==> flow/design.v <==
module FA(inputA, inputB, outputY, Cin, Cout);
 input inputA;
 input inputB;
 input Cin;
 output Cout;
 output outputY;
 wire c1, c2, c3, a1;
 xor g1(a1, inputA, inputB);
 xor g2(outputY, Cin, a1);
 and g3(c1, inputA,inputB);
 and g4(c2, inputA, Cin);
 and g5(c3, inputB, Cin);
 or  g6(Cout, c1, c2, c3);
endmodule  
module FA8(inputA,inputB,outputY,Cin,Co);
 input [7:0]inputA;
 input [7:0]inputB;
 input Cin;
 output Co;
 output [7:0]outputY;
 wire [6:0]Cout;
FA i1(inputA[0], inputB[0], outputY[0], Cin, Cout[0]);
FA i2(inputA[1], inputB[1], outputY[1], Cout[0], Cout[1]);
FA i3(inputA[2], inputB[2], outputY[2], Cout[1], Cout[2]);
FA i4(inputA[3], inputB[3], outputY[3], Cout[2], Cout[3]);
FA i5(inputA[4], inputB[4], outputY[4], Cout[3], Cout[4]);
FA i6(inputA[5], inputB[5], outputY[5], Cout[4], Cout[5]);
FA i7(inputA[6], inputB[6], outputY[6], Cout[5], Cout[6]);
FA i8(inputA[7], inputB[7], outputY[7], Cout[6], Co);
endmodule
module mult8 (out, a, b);
	output [7:0] out;
	input  [7:0] a;
	input  [7:0] b;
        wire  [15:0] out1;
	assign out1 = a * b;
        assign out=out1[11:4];
endmodule
module SigmoidROM(out, add, CS, read);
output[7:0] out;
input[7:0] add;
input CS,read;
reg [7:0] out;
reg [7:0] rom;
always @(*)
begin
case(add)
8'd0: rom = 8'd255;
8'd1: rom = 8'd254;
8'd2: rom = 8'd253;
8'd3: rom = 8'd252;
8'd4: rom = 8'd251;
8'd5: rom = 8'd250;
8'd6: rom = 8'd249;
8'd7: rom = 8'd248;
8'd8: rom = 8'd247;
8'd9: rom = 8'd246;
8'd10: rom = 8'd245;
8'd11: rom = 8'd244;
8'd12: rom = 8'd243;
8'd13: rom = 8'd242;
8'd14: rom = 8'd241;
8'd15: rom = 8'd240;
8'd16: rom = 8'd239;
8'd17: rom = 8'd238;
8'd18: rom = 8'd237;
8'd19: rom = 8'd236;
8'd20: rom = 8'd235;
8'd21: rom = 8'd234;
8'd22: rom = 8'd233;
8'd23: rom = 8'd232;
8'd24: rom = 8'd231;
8'd25: rom = 8'd230;
8'd26: rom = 8'd229;
8'd27: rom = 8'd228;
8'd28: rom = 8'd227;
8'd29: rom = 8'd226;
8'd30: rom = 8'd225;
8'd31: rom = 8'd224;
8'd32: rom = 8'd223;
8'd33: rom = 8'd222;
8'd34: rom = 8'd221;
8'd35: rom = 8'd220;
8'd36: rom = 8'd219;
8'd37: rom = 8'd218;
8'd38: rom = 8'd217;
8'd39: rom = 8'd216;
8'd40: rom = 8'd215;
8'd41: rom = 8'd214;
8'd42: rom = 8'd213;
8'd43: rom = 8'd212;
8'd44: rom = 8'd211;
8'd45: rom = 8'd210;
8'd46: rom = 8'd209;
8'd47: rom = 8'd208;
8'd48: rom = 8'd207;
8'd49: rom = 8'd206;
8'd50: rom = 8'd205;
8'd51: rom = 8'd204;
8'd52: rom = 8'd203;
8'd53: rom = 8'd202;
8'd54: rom = 8'd201;
8'd55: rom = 8'd200;
8'd56: rom = 8'd199;
8'd57: rom = 8'd198;
8'd58: rom = 8'd197;
8'd59: rom = 8'd196;
8'd60: rom = 8'd195;
8'd61: rom = 8'd194;
8'd62: rom = 8'd193;
8'd63: rom = 8'd192;
8'd64: rom = 8'd191;
8'd65: rom = 8'd190;
8'd66: rom = 8'd189;
8'd67: rom = 8'd188;
8'd68: rom = 8'd187;
8'd69: rom = 8'd186;
8'd70: rom = 8'd185;
8'd71: rom = 8'd184;
8'd72: rom = 8'd183;
8'd73: rom = 8'd182;
8'd74: rom = 8'd181;
8'd75: rom = 8'd180;
8'd76: rom = 8'd179;
8'd77: rom = 8'd178;
8'd78: rom = 8'd177;
8'd79: rom = 8'd176;
8'd80: rom = 8'd175;
8'd81: rom = 8'd174;
8'd82: rom = 8'd173;
8'd83: rom = 8'd172;
8'd84: rom = 8'd171;
8'd85: rom = 8'd170;
8'd86: rom = 8'd169;
8'd87: rom = 8'd168;
8'd88: rom = 8'd167;
8'd89: rom = 8'd166;
8'd90: rom = 8'd165;
8'd91: rom = 8'd164;
8'd92: rom = 8'd163;
8'd93: rom = 8'd162;
8'd94: rom = 8'd161;
8'd95: rom = 8'd160;
8'd96: rom = 8'd159;
8'd97: rom = 8'd158;
8'd98: rom = 8'd157;
8'd99: rom = 8'd156;
8'd100: rom = 8'd155;
8'd101: rom = 8'd154;
8'd102: rom = 8'd153;
8'd103: rom = 8'd152;
8'd104: rom = 8'd151;
8'd105: rom = 8'd150;
8'd106: rom = 8'd149;
8'd107: rom = 8'd148;
8'd108: rom = 8'd147;
8'd109: rom = 8'd146;
8'd110: rom = 8'd145;
8'd111: rom = 8'd144;
8'd112: rom = 8'd143;
8'd113: rom = 8'd142;
8'd114: rom = 8'd141;
8'd115: rom = 8'd140;
8'd116: rom = 8'd139;
8'd117: rom = 8'd138;
8'd118: rom = 8'd137;
8'd119: rom = 8'd136;
8'd120: rom = 8'd135;
8'd121: rom = 8'd134;
8'd122: rom = 8'd133;
8'd123: rom = 8'd132;
8'd124: rom = 8'd131;
8'd125: rom = 8'd130;
8'd126: rom = 8'd129;
8'd127: rom = 8'd128;
8'd128: rom = 8'd127;
8'd129: rom = 8'd126;
8'd130: rom = 8'd125;
8'd131: rom = 8'd124;
8'd132: rom = 8'd123;
8'd133: rom = 8'd122;
8'd134: rom = 8'd121;
8'd135: rom = 8'd120;
8'd136: rom = 8'd119;
8'd137: rom = 8'd118;
8'd138: rom = 8'd117;
8'd139: rom = 8'd116;
8'd140: rom = 8'd115;
8'd141: rom = 8'd114;
8'd142: rom = 8'd113;
8'd143: rom = 8'd112;
8'd144: rom = 8'd111;
8'd145: rom = 8'd110;
8'd146: rom = 8'd109;
8'd147: rom = 8'd108;
8'd148: rom = 8'd107;
8'd149: rom = 8'd106;
8'd150: rom = 8'd105;
8'd151: rom = 8'd104;
8'd152: rom = 8'd103;
8'd153: rom = 8'd102;
8'd154: rom = 8'd101;
8'd155: rom = 8'd100;
8'd156: rom = 8'd99;
8'd157: rom = 8'd98;
8'd158: rom = 8'd97;
8'd159: rom = 8'd96;
8'd160: rom = 8'd95;
8'd161: rom = 8'd94;
8'd162: rom = 8'd93;
8'd163: rom = 8'd92;
8'd164: rom = 8'd91;
8'd165: rom = 8'd90;
8'd166: rom = 8'd89;
8'd167: rom = 8'd88;
8'd168: rom = 8'd87;
8'd169: rom = 8'd86;
8'd170: rom = 8'd85;
8'd171: rom = 8'd84;
8'd172: rom = 8'd83;
8'd173: rom = 8'd82;
8'd174: rom = 8'd81;
8'd175: rom = 8'd80;
8'd176: rom = 8'd79;
8'd177: rom = 8'd78;
8'd178: rom = 8'd77;
8'd179: rom = 8'd76;
8'd180: rom = 8'd75;
8'd181: rom = 8'd74;
8'd182: rom = 8'd73;
8'd183: rom = 8'd72;
8'd184: rom = 8'd71;
8'd185: rom = 8'd70;
8'd186: rom = 8'd69;
8'd187: rom = 8'd68;
8'd188: rom = 8'd67;
8'd189: rom = 8'd66;
8'd190: rom = 8'd65;
8'd191: rom = 8'd64;
8'd192: rom = 8'd63;
8'd193: rom = 8'd62;
8'd194: rom = 8'd61;
8'd195: rom = 8'd60;
8'd196: rom = 8'd59;
8'd197: rom = 8'd58;
8'd198: rom = 8'd57;
8'd199: rom = 8'd56;
8'd200: rom = 8'd55;
8'd201: rom = 8'd54;
8'd202: rom = 8'd53;
8'd203: rom = 8'd52;
8'd204: rom = 8'd51;
8'd205: rom = 8'd50;
8'd206: rom = 8'd49;
8'd207: rom = 8'd48;
8'd208: rom = 8'd47;
8'd209: rom = 8'd46;
8'd210: rom = 8'd45;
8'd211: rom = 8'd44;
8'd212: rom = 8'd43;
8'd213: rom = 8'd42;
8'd214: rom = 8'd41;
8'd215: rom = 8'd40;
8'd216: rom = 8'd39;
8'd217: rom = 8'd38;
8'd218: rom = 8'd37;
8'd219: rom = 8'd36;
8'd220: rom = 8'd35;
8'd221: rom = 8'd34;
8'd222: rom = 8'd33;
8'd223: rom = 8'd32;
8'd224: rom = 8'd31;
8'd225: rom = 8'd30;
8'd226: rom = 8'd29;
8'd227: rom = 8'd28;
8'd228: rom = 8'd27;
8'd229: rom = 8'd26;
8'd230: rom = 8'd25;
8'd231: rom = 8'd24;
8'd232: rom = 8'd23;
8'd233: rom = 8'd22;
8'd234: rom = 8'd21;
8'd235: rom = 8'd20;
8'd236: rom = 8'd19;
8'd237: rom = 8'd18;
8'd238: rom = 8'd17;
8'd239: rom = 8'd16;
8'd240: rom = 8'd15;
8'd241: rom = 8'd14;
8'd242: rom = 8'd13;
8'd243: rom = 8'd12;
8'd244: rom = 8'd11;
8'd245: rom = 8'd10;
8'd246: rom = 8'd9;
8'd247: rom = 8'd8;
8'd248: rom = 8'd7;
8'd249: rom = 8'd6;
8'd250: rom = 8'd5;
8'd251: rom = 8'd4;
8'd252: rom = 8'd3;
8'd253: rom = 8'd2;
8'd254: rom = 8'd1;
8'd255: rom = 8'd0;
default: rom = 8'd0;
endcase
end
always @(posedge CS)
begin
if(read==1)
out<=rom;
else
out<=0;
end
endmodule
module LSTM(clk, Of, En, Ci, Cip, In, Ui, Uf, Uk, Uo, Wi, Wk, Wf, Wo, Vo, Bi, Bo, Bf, Bk, PrevH, Cout, Hout);
 input clk, En, Cip; 
 input [7:0] In, Ci, Ui, Uf, Uk;
 input [7:0] Uo, Wi, Wk, Wf, Wo;
 input [7:0] Vo, Bi, Bo, Bf, Bk;
 input [7:0]           PrevH;
 output [7:0] Cout, Hout;
 output Of;
 wire [7:0] m1, m2, m3, m4;
 wire [7:0] m5, m7, m8;
 wire [7:0] m9, m10, m11, m12;
 wire [7:0] m13, m14, m15, m16;
 wire [7:0] i1, f1, k1, o1;
 wire [7:0] It, Ft, Kt, t1;
 wire [10:0] Cin;
 mult8 ins1(m1, In, Wi); 
 mult8 ins2(m2, PrevH, Ui);
 FA8   ins3(m1, m2, m3, Cip, Cin[0]);
 FA8   ins4(m3, Bi, i1,Cin[0], Cin[1]);
 SigmoidROM sg1(It, i1, clk, En);
 mult8 ins5(m4, In, Wf); 
 mult8 ins6(t1, In, Wf);
 FA8   ins7(t1, m4, m5, Cin[1], Cin[2]);
 FA8   ins8(t1, Bi, f1, Cin[2], Cin[3]);
 SigmoidROM sg2(Ft, f1, clk, En);
 mult8 ins9(m7, In, Wk); 
 mult8 ins10(m8, PrevH, Uk);
 FA8   ins11(m7, m8, m9, Cin[3], Cin[4]);
 FA8   ins12(m9, Bk, k1, Cin[4], Cin[5]);
 SigmoidROM sg3(Kt, k1, clk, En);
 FA8   ins13(It, Kt, m10,Cin[5], Cin[6]);
 FA8   ins14(Ft, Ci, m11, Cin[6], Cin[7]);
 FA8   ins15(m10, m11, Cout, Cin[7], Cin[8]);
 mult8 ins16(m12, In, Wo); 
 mult8 ins17(m13, PrevH, Uo);
 mult8 ins18(m14, Ci, Vo);
 FA8   ins19(m12, m13, m15, Cin[8], Cin[9]);
 FA8   ins21(m14, Bo, m16, Cin[9], Cin[10]);
 FA8   ins22(m16, m15, o1, Cin[10], Of);
 SigmoidROM sg4(Hout, o1, clk, En);
 endmodule
### Tool chain data of LSTM

Tool output for the design above, in the order of the flow.
Lines are those of the file above, counted from 1.
Operators carry their Yosys type and port widths (W data, S select, Z words).
The mark -- stands for no value.

| set-up | value |
|---|---|
| top module | LSTM |
| clock port | clk |
| cell library | sky130hd |
| corner | tt_025C_1v80 |

### Elaborated design

Counts by Yosys on the flattened word-level netlist (proc, flatten, opt, wreduce; memories kept). Register bits leave out memories and registers merged into their read ports (data or address); mux counts leave out enables and synchronous resets folded into registers. Print and check cells are left out.
Yosys's memory passes give these memory sizes; they may raise the number of words (mostly to a power of two), join words into wider ones and drop unused or constant bits.

| cells by class | value |
|---|---|
| multiply operators | 8 |
| bitwise operators | 640 |
| reductions and logical operators | 4 |

Operator list:

| cell | number |
|---|---|
| $mul A8 B8 Y12 | 8 |
| $and A1 B1 Y1 | 272 |
| $or A1 B1 Y1 | 192 |
| $xor A1 B1 Y1 | 176 |
| $logic_not A1 Y1 | 4 |

| word-level totals | value |
|---|---|
| register bits after elaboration | 0 |
| ROM bits | 8192 |
| clocked read ports x word width | 32 |
| memories | 4 |
| elaborated cells | 656 |

Memories:

| name | depth | width | read ports | write ports | RTL line | RTL |
|---|---|---|---|---|---|---|
| (no name shown) | 256 | 8 | 1 | 0 | 47 | `case(add)` |
| (no name shown) | 256 | 8 | 1 | 0 | 47 |  |
| (no name shown) | 256 | 8 | 1 | 0 | 47 |  |
| (no name shown) | 256 | 8 | 1 | 0 | 47 |  |

### Longest topological paths

Yosys ltp: most cells in a row. Word level: on the elaborated netlist, between registers, memories and ports. Mapped: between sequential cells and ports; inverters and the memories' decode and read muxes count.

| logic depth | value |
|---|---|
| depth after elaboration | 289 |
| ABC_AREA | 0 |
| gate-level depth with buffers | 98 |
| depth with buffers taken out | 96 |

### Netlist

Source: synth_stat.txt of the flow (Yosys; design flattened, memories mapped). It holds for the ABC_AREA given above (unset counts as 0); a run with the other value may have another netlist.
The area totals of this step are shown rounded.

| synthesis totals | value |
|---|---|
| mapped cells | 1755 |
| synthesis area | 15700 um2 |
| sequential part of the area | 641 um2 |
| mapped flip-flops | 32 |

Cell types:

| cell type | number | area in all (um2) |
|---|---|---|
| sky130_fd_sc_hd__fa_1 | 335 | 6.71E+03 |
| sky130_fd_sc_hd__ha_1 | 160 | 2001.92 |
| sky130_fd_sc_hd__and2_1 | 252 | 1.58E+03 |
| sky130_fd_sc_hd__inv_1 | 397 | 1.49E+03 |
| sky130_fd_sc_hd__nand2_1 | 207 | 776.995 |
| sky130_fd_sc_hd__xnor2_1 | 79 | 691.914 |
| sky130_fd_sc_hd__dfxtp_1 | 32 | 640.614 |
| sky130_fd_sc_hd__xor2_1 | 34 | 297.786 |
| sky130_fd_sc_hd__nor2b_1 | 26 | 162.656 |
| sky130_fd_sc_hd__clkbuf_1 | 40 | 150.144 |
| sky130_fd_sc_hd__a21o_1 | 17 | 127.622 |
| sky130_fd_sc_hd__a21oi_1 | 24 | 120.115 |
| sky130_fd_sc_hd__nor2_1 | 32 | 120.115 |
| sky130_fd_sc_hd__o21ai_0 | 24 | 120.115 |
| sky130_fd_sc_hd__a211oi_1 | 9 | 67.565 |
| sky130_fd_sc_hd__o2111a_1 | 6 | 67.565 |
| sky130_fd_sc_hd__nand4_1 | 10 | 62.56 |
| sky130_fd_sc_hd__a311oi_1 | 7 | 61.309 |

Not listed: further types 22, cells in them 64.
By module: a second synthesis without flattening, with its own total; a netlist apart from the flattened one above.

| unflattened totals | value |
|---|---|
| cell total of the unflattened synthesis | 1861 |
| area (unflattened synthesis) | 17800 um2 |

Rows give one instance, submodules left out.

By module:

| module | instances | cells | area (um2) | sequential area (um2) |
|---|---|---|---|---|
| mult8 | 9 | 189 | 1670 | 0.0 |
| FA | 96 | 1 | 20.0 | 0.0 |
| SigmoidROM | 4 | 16 | 210 | 160 |
| FA8 | 12 | 0 | 0.0 | 0.0 |
| LSTM | 1 | 0 | 0.0 | 0.0 |

### Worst setup path after synthesis

Source: OpenSTA report_checks on the synthesized netlist (no wires, ideal clock, input and output delay 20% of the period each), path of least setup slack; recovery checks are left aside. Register names are those of the netlist, which keeps one name where synthesis merged equal registers.

| path post-synthesis | value |
|---|---|
| path type | input port to output port |
| start point | in In[5] |
| end point | out Of |
| clock period | 45.0 ns |
| input delay | 9.000 ns |
| external output delay | 9.000 ns |
| arrival time | 35.680 ns |
| slack | 0.320 ns |
| path delay | 26.680 ns |
| stages | 97 |
| synthesis period reached | 44.68 ns |

"path delay" is the arrival time less input delay plus setup time.
A path that ends at an output port has no setup time.
"stages" counts driving pins, that of a launching flip-flop among them; a cell with two outputs on the path counts twice.
"synthesis period reached" is the clock period less the worst setup slack; recovery checks do not enter. This is arithmetic on one report: input and output delays are still those of the set period (20% each).
Between the ends stands the longest chain of elaborated cells between them, by number of cells; it is not shown to be the way that was timed. Of several equally long chains one is given.
A line is the first line of the expression or statement that the cell stems from. Yosys adds cells for indexed reads and writes and turns some case tables into memories.

| between the ends, post-synthesis | value |
|---|---|
| cell sequence | sky130_fd_sc_hd__clkbuf_1 > sky130_fd_sc_hd__clkbuf_1 > sky130_fd_sc_hd__nand2_1 > sky130_fd_sc_hd__fa_1 > sky130_fd_sc_hd__fa_1 > sky130_fd_sc_hd__inv_1 > sky130_fd_sc_hd__fa_1 > sky130_fd_sc_hd__inv_1 > sky130_fd_sc_hd__fa_1 > sky130_fd_sc_hd__inv_1 > sky130_fd_sc_hd__ha_1 > sky130_fd_sc_hd__nand2_1 > sky130_fd_sc_hd__o21ai_0 > sky130_fd_sc_hd__o41ai_1 > sky130_fd_sc_hd__xnor2_1 > sky130_fd_sc_hd__fa_1 > sky130_fd_sc_hd__fa_1 > sky130_fd_sc_hd__fa_1 > [61 not listed] > sky130_fd_sc_hd__fa_1 > sky130_fd_sc_hd__inv_1 > sky130_fd_sc_hd__fa_1 > sky130_fd_sc_hd__fa_1 > sky130_fd_sc_hd__fa_1 > sky130_fd_sc_hd__fa_1 > sky130_fd_sc_hd__fa_1 > sky130_fd_sc_hd__fa_1 > sky130_fd_sc_hd__fa_1 > sky130_fd_sc_hd__inv_1 > sky130_fd_sc_hd__fa_1 > sky130_fd_sc_hd__fa_1 > sky130_fd_sc_hd__fa_1 > sky130_fd_sc_hd__fa_1 > sky130_fd_sc_hd__fa_1 > sky130_fd_sc_hd__fa_1 > sky130_fd_sc_hd__fa_1 > sky130_fd_sc_hd__inv_1 |
| cells in the longest elaborated chain | 286 |
| elaborated cells on any way between the ends | 502 |
| classes of those cells | mul (4); logic (498) |

RTL lines, path post-synthesis:

| what | RTL line | RTL |
|---|---|---|
| start: declaration | 317 | `input [7:0] In, Ci, Ui, Uf, Uk;` |
| $mul A8 B8 Y12 | 36 | `assign out1 = a * b;` |
| $and A1 B1 Y1 | 10 | `and g3(c1, inputA,inputB);` |
| $or A1 B1 Y1 x2 | 13 | `or  g6(Cout, c1, c2, c3);` |
| $and A1 B1 Y1 | 11 | `and g4(c2, inputA, Cin);` |
| $or A1 B1 Y1 x2 | 13 |  |
| $and A1 B1 Y1 | 11 |  |
| $or A1 B1 Y1 x2 | 13 |  |
| [265 not listed] | -- |  |
| $or A1 B1 Y1 x2 | 13 |  |
| $and A1 B1 Y1 | 11 |  |
| $or A1 B1 Y1 x2 | 13 |  |
| $and A1 B1 Y1 | 11 |  |
| $or A1 B1 Y1 x2 | 13 |  |
| $and A1 B1 Y1 | 11 |  |
| $or A1 B1 Y1 x2 | 13 |  |
| end: declaration | 322 | `output Of;` |

### Path in the finished layout

From the final timing report of run 1: the path of least setup slack in the routed layout; clock arrival at registers is part of the times.

| path after layout | value |
|---|---|
| path type | input port to output port |
| start point | in In[2] |
| end point | out Of |
| clock period | 45.0 ns |
| input delay | 9.00 ns |
| external output delay | 9.00 ns |
| arrival time | 34.95 ns |
| slack | 1.05 ns |
| stages | 98 |

Between the ends stands the longest chain of elaborated cells between them, by number of cells; it is not shown to be the way that was timed. Of several equally long chains one is given.

| between the ends, after layout | value |
|---|---|
| cell sequence | sky130_fd_sc_hd__clkdlybuf4s50_1 > sky130_fd_sc_hd__buf_6 > sky130_fd_sc_hd__buf_4 > sky130_fd_sc_hd__and2_1 > sky130_fd_sc_hd__fa_1 > sky130_fd_sc_hd__fa_1 > sky130_fd_sc_hd__fa_1 > sky130_fd_sc_hd__inv_1 > sky130_fd_sc_hd__fa_1 > sky130_fd_sc_hd__inv_1 > sky130_fd_sc_hd__ha_1 > sky130_fd_sc_hd__nor2_1 > sky130_fd_sc_hd__o21bai_2 > sky130_fd_sc_hd__o41ai_4 > sky130_fd_sc_hd__xnor2_2 > sky130_fd_sc_hd__fa_2 > sky130_fd_sc_hd__fa_2 > sky130_fd_sc_hd__fa_2 > [62 not listed] > sky130_fd_sc_hd__inv_2 > sky130_fd_sc_hd__fa_2 > sky130_fd_sc_hd__fa_2 > sky130_fd_sc_hd__fa_2 > sky130_fd_sc_hd__fa_2 > sky130_fd_sc_hd__fa_2 > sky130_fd_sc_hd__fa_2 > sky130_fd_sc_hd__fa_1 > sky130_fd_sc_hd__inv_1 > sky130_fd_sc_hd__fa_2 > sky130_fd_sc_hd__fa_2 > sky130_fd_sc_hd__fa_2 > sky130_fd_sc_hd__fa_2 > sky130_fd_sc_hd__fa_2 > sky130_fd_sc_hd__fa_2 > sky130_fd_sc_hd__fa_1 > sky130_fd_sc_hd__inv_1 > sky130_fd_sc_hd__clkdlybuf4s15_2 |
| cells in the longest elaborated chain | 289 |
| elaborated cells on any way between the ends | 515 |
| classes of those cells | mul (4); logic (511) |

RTL lines, path after layout:

| what | RTL line | RTL |
|---|---|---|
| start: declaration | 317 | `input [7:0] In, Ci, Ui, Uf, Uk;` |
| $mul A8 B8 Y12 | 36 | `assign out1 = a * b;` |
| $and A1 B1 Y1 | 10 | `and g3(c1, inputA,inputB);` |
| $or A1 B1 Y1 x2 | 13 | `or  g6(Cout, c1, c2, c3);` |
| $and A1 B1 Y1 | 11 | `and g4(c2, inputA, Cin);` |
| $or A1 B1 Y1 x2 | 13 |  |
| $and A1 B1 Y1 | 11 |  |
| $or A1 B1 Y1 x2 | 13 |  |
| [268 not listed] | -- |  |
| $or A1 B1 Y1 x2 | 13 |  |
| $and A1 B1 Y1 | 11 |  |
| $or A1 B1 Y1 x2 | 13 |  |
| $and A1 B1 Y1 | 11 |  |
| $or A1 B1 Y1 x2 | 13 |  |
| $and A1 B1 Y1 | 11 |  |
| $or A1 B1 Y1 x2 | 13 |  |
| end: declaration | 322 | `output Of;` |

Add stored flow runs of LSTM

Design LSTM on sky130hd. What follows are 4 stored runs of the flow, each under its own settings; their order means nothing. The constraints put input and output delay at 20% of the set period each and load the outputs with 0.01 pF.
"worst setup path time": the worst setup path's part of the clock period (all of it between registers, 20% less for each end at a port) less its slack. A launch clock that arrives late makes it longer, a capture clock that arrives late makes it shorter.
The measured numbers are rounded.
Among the settings, - means not set for that run.

| stored run | period_ns | CAP_MARGIN | CORE_MARGIN | CORE_UTILIZATION | SLEW_MARGIN | ABC_AREA | CELL_PAD_IN_SITES_DETAIL_PLACEMENT | CELL_PAD_IN_SITES_GLOBAL_PLACEMENT | CORE_ASPECT_RATIO | CTS_CLUSTER_DIAMETER | CTS_CLUSTER_SIZE | GPL_ROUTABILITY_DRIVEN | HOLD_SLACK_MARGIN | MAX_ROUTING_LAYER | MIN_ROUTING_LAYER | SETUP_SLACK_MARGIN | area of the die (um2) | synthesis area (um2) | worst setup path time (ns) | worst path kind | worst setup slack after layout (ns) | post-route setup TNS (ns) | utilization in the final report (%) |
|---|---|---|---|---|---|---|---|---|---|---|---|---|---|---|---|---|---|---|---|---|---|---|---|
| run 1 | 45.0 | 20 | 2 | 40 | 20 | - | - | - | - | - | - | - | - | - | - | - | 40800 | 15700 | 25.95 | input port to output port | 1.05 | 0.000 | 47.1 |
| run 2 | 41.5 | 20 | 2 | 40 | 20 | - | - | - | - | - | - | - | - | - | - | - | 40800 | 15700 | 25.04 | input port to output port | -0.141 | -0.141 | 47.4 |
| run 3 | 65.7 | 20 | 2 | 17 | 20 | 0 | 1 | 1 | 1.57 | 368 | 70 | 0 | -0.09 | met4 | met1 | 5.0 | 94800 | 15700 | 29.11 | input port to output port | 10.3 | 0.000 | 20.3 |
| run 4 | 44.2 | 20 | 2 | 40 | 20 | - | - | - | - | - | - | - | - | - | - | - | 40800 | 15700 | 25.63 | input port to output port | 0.892 | 0.000 | 47.0 |
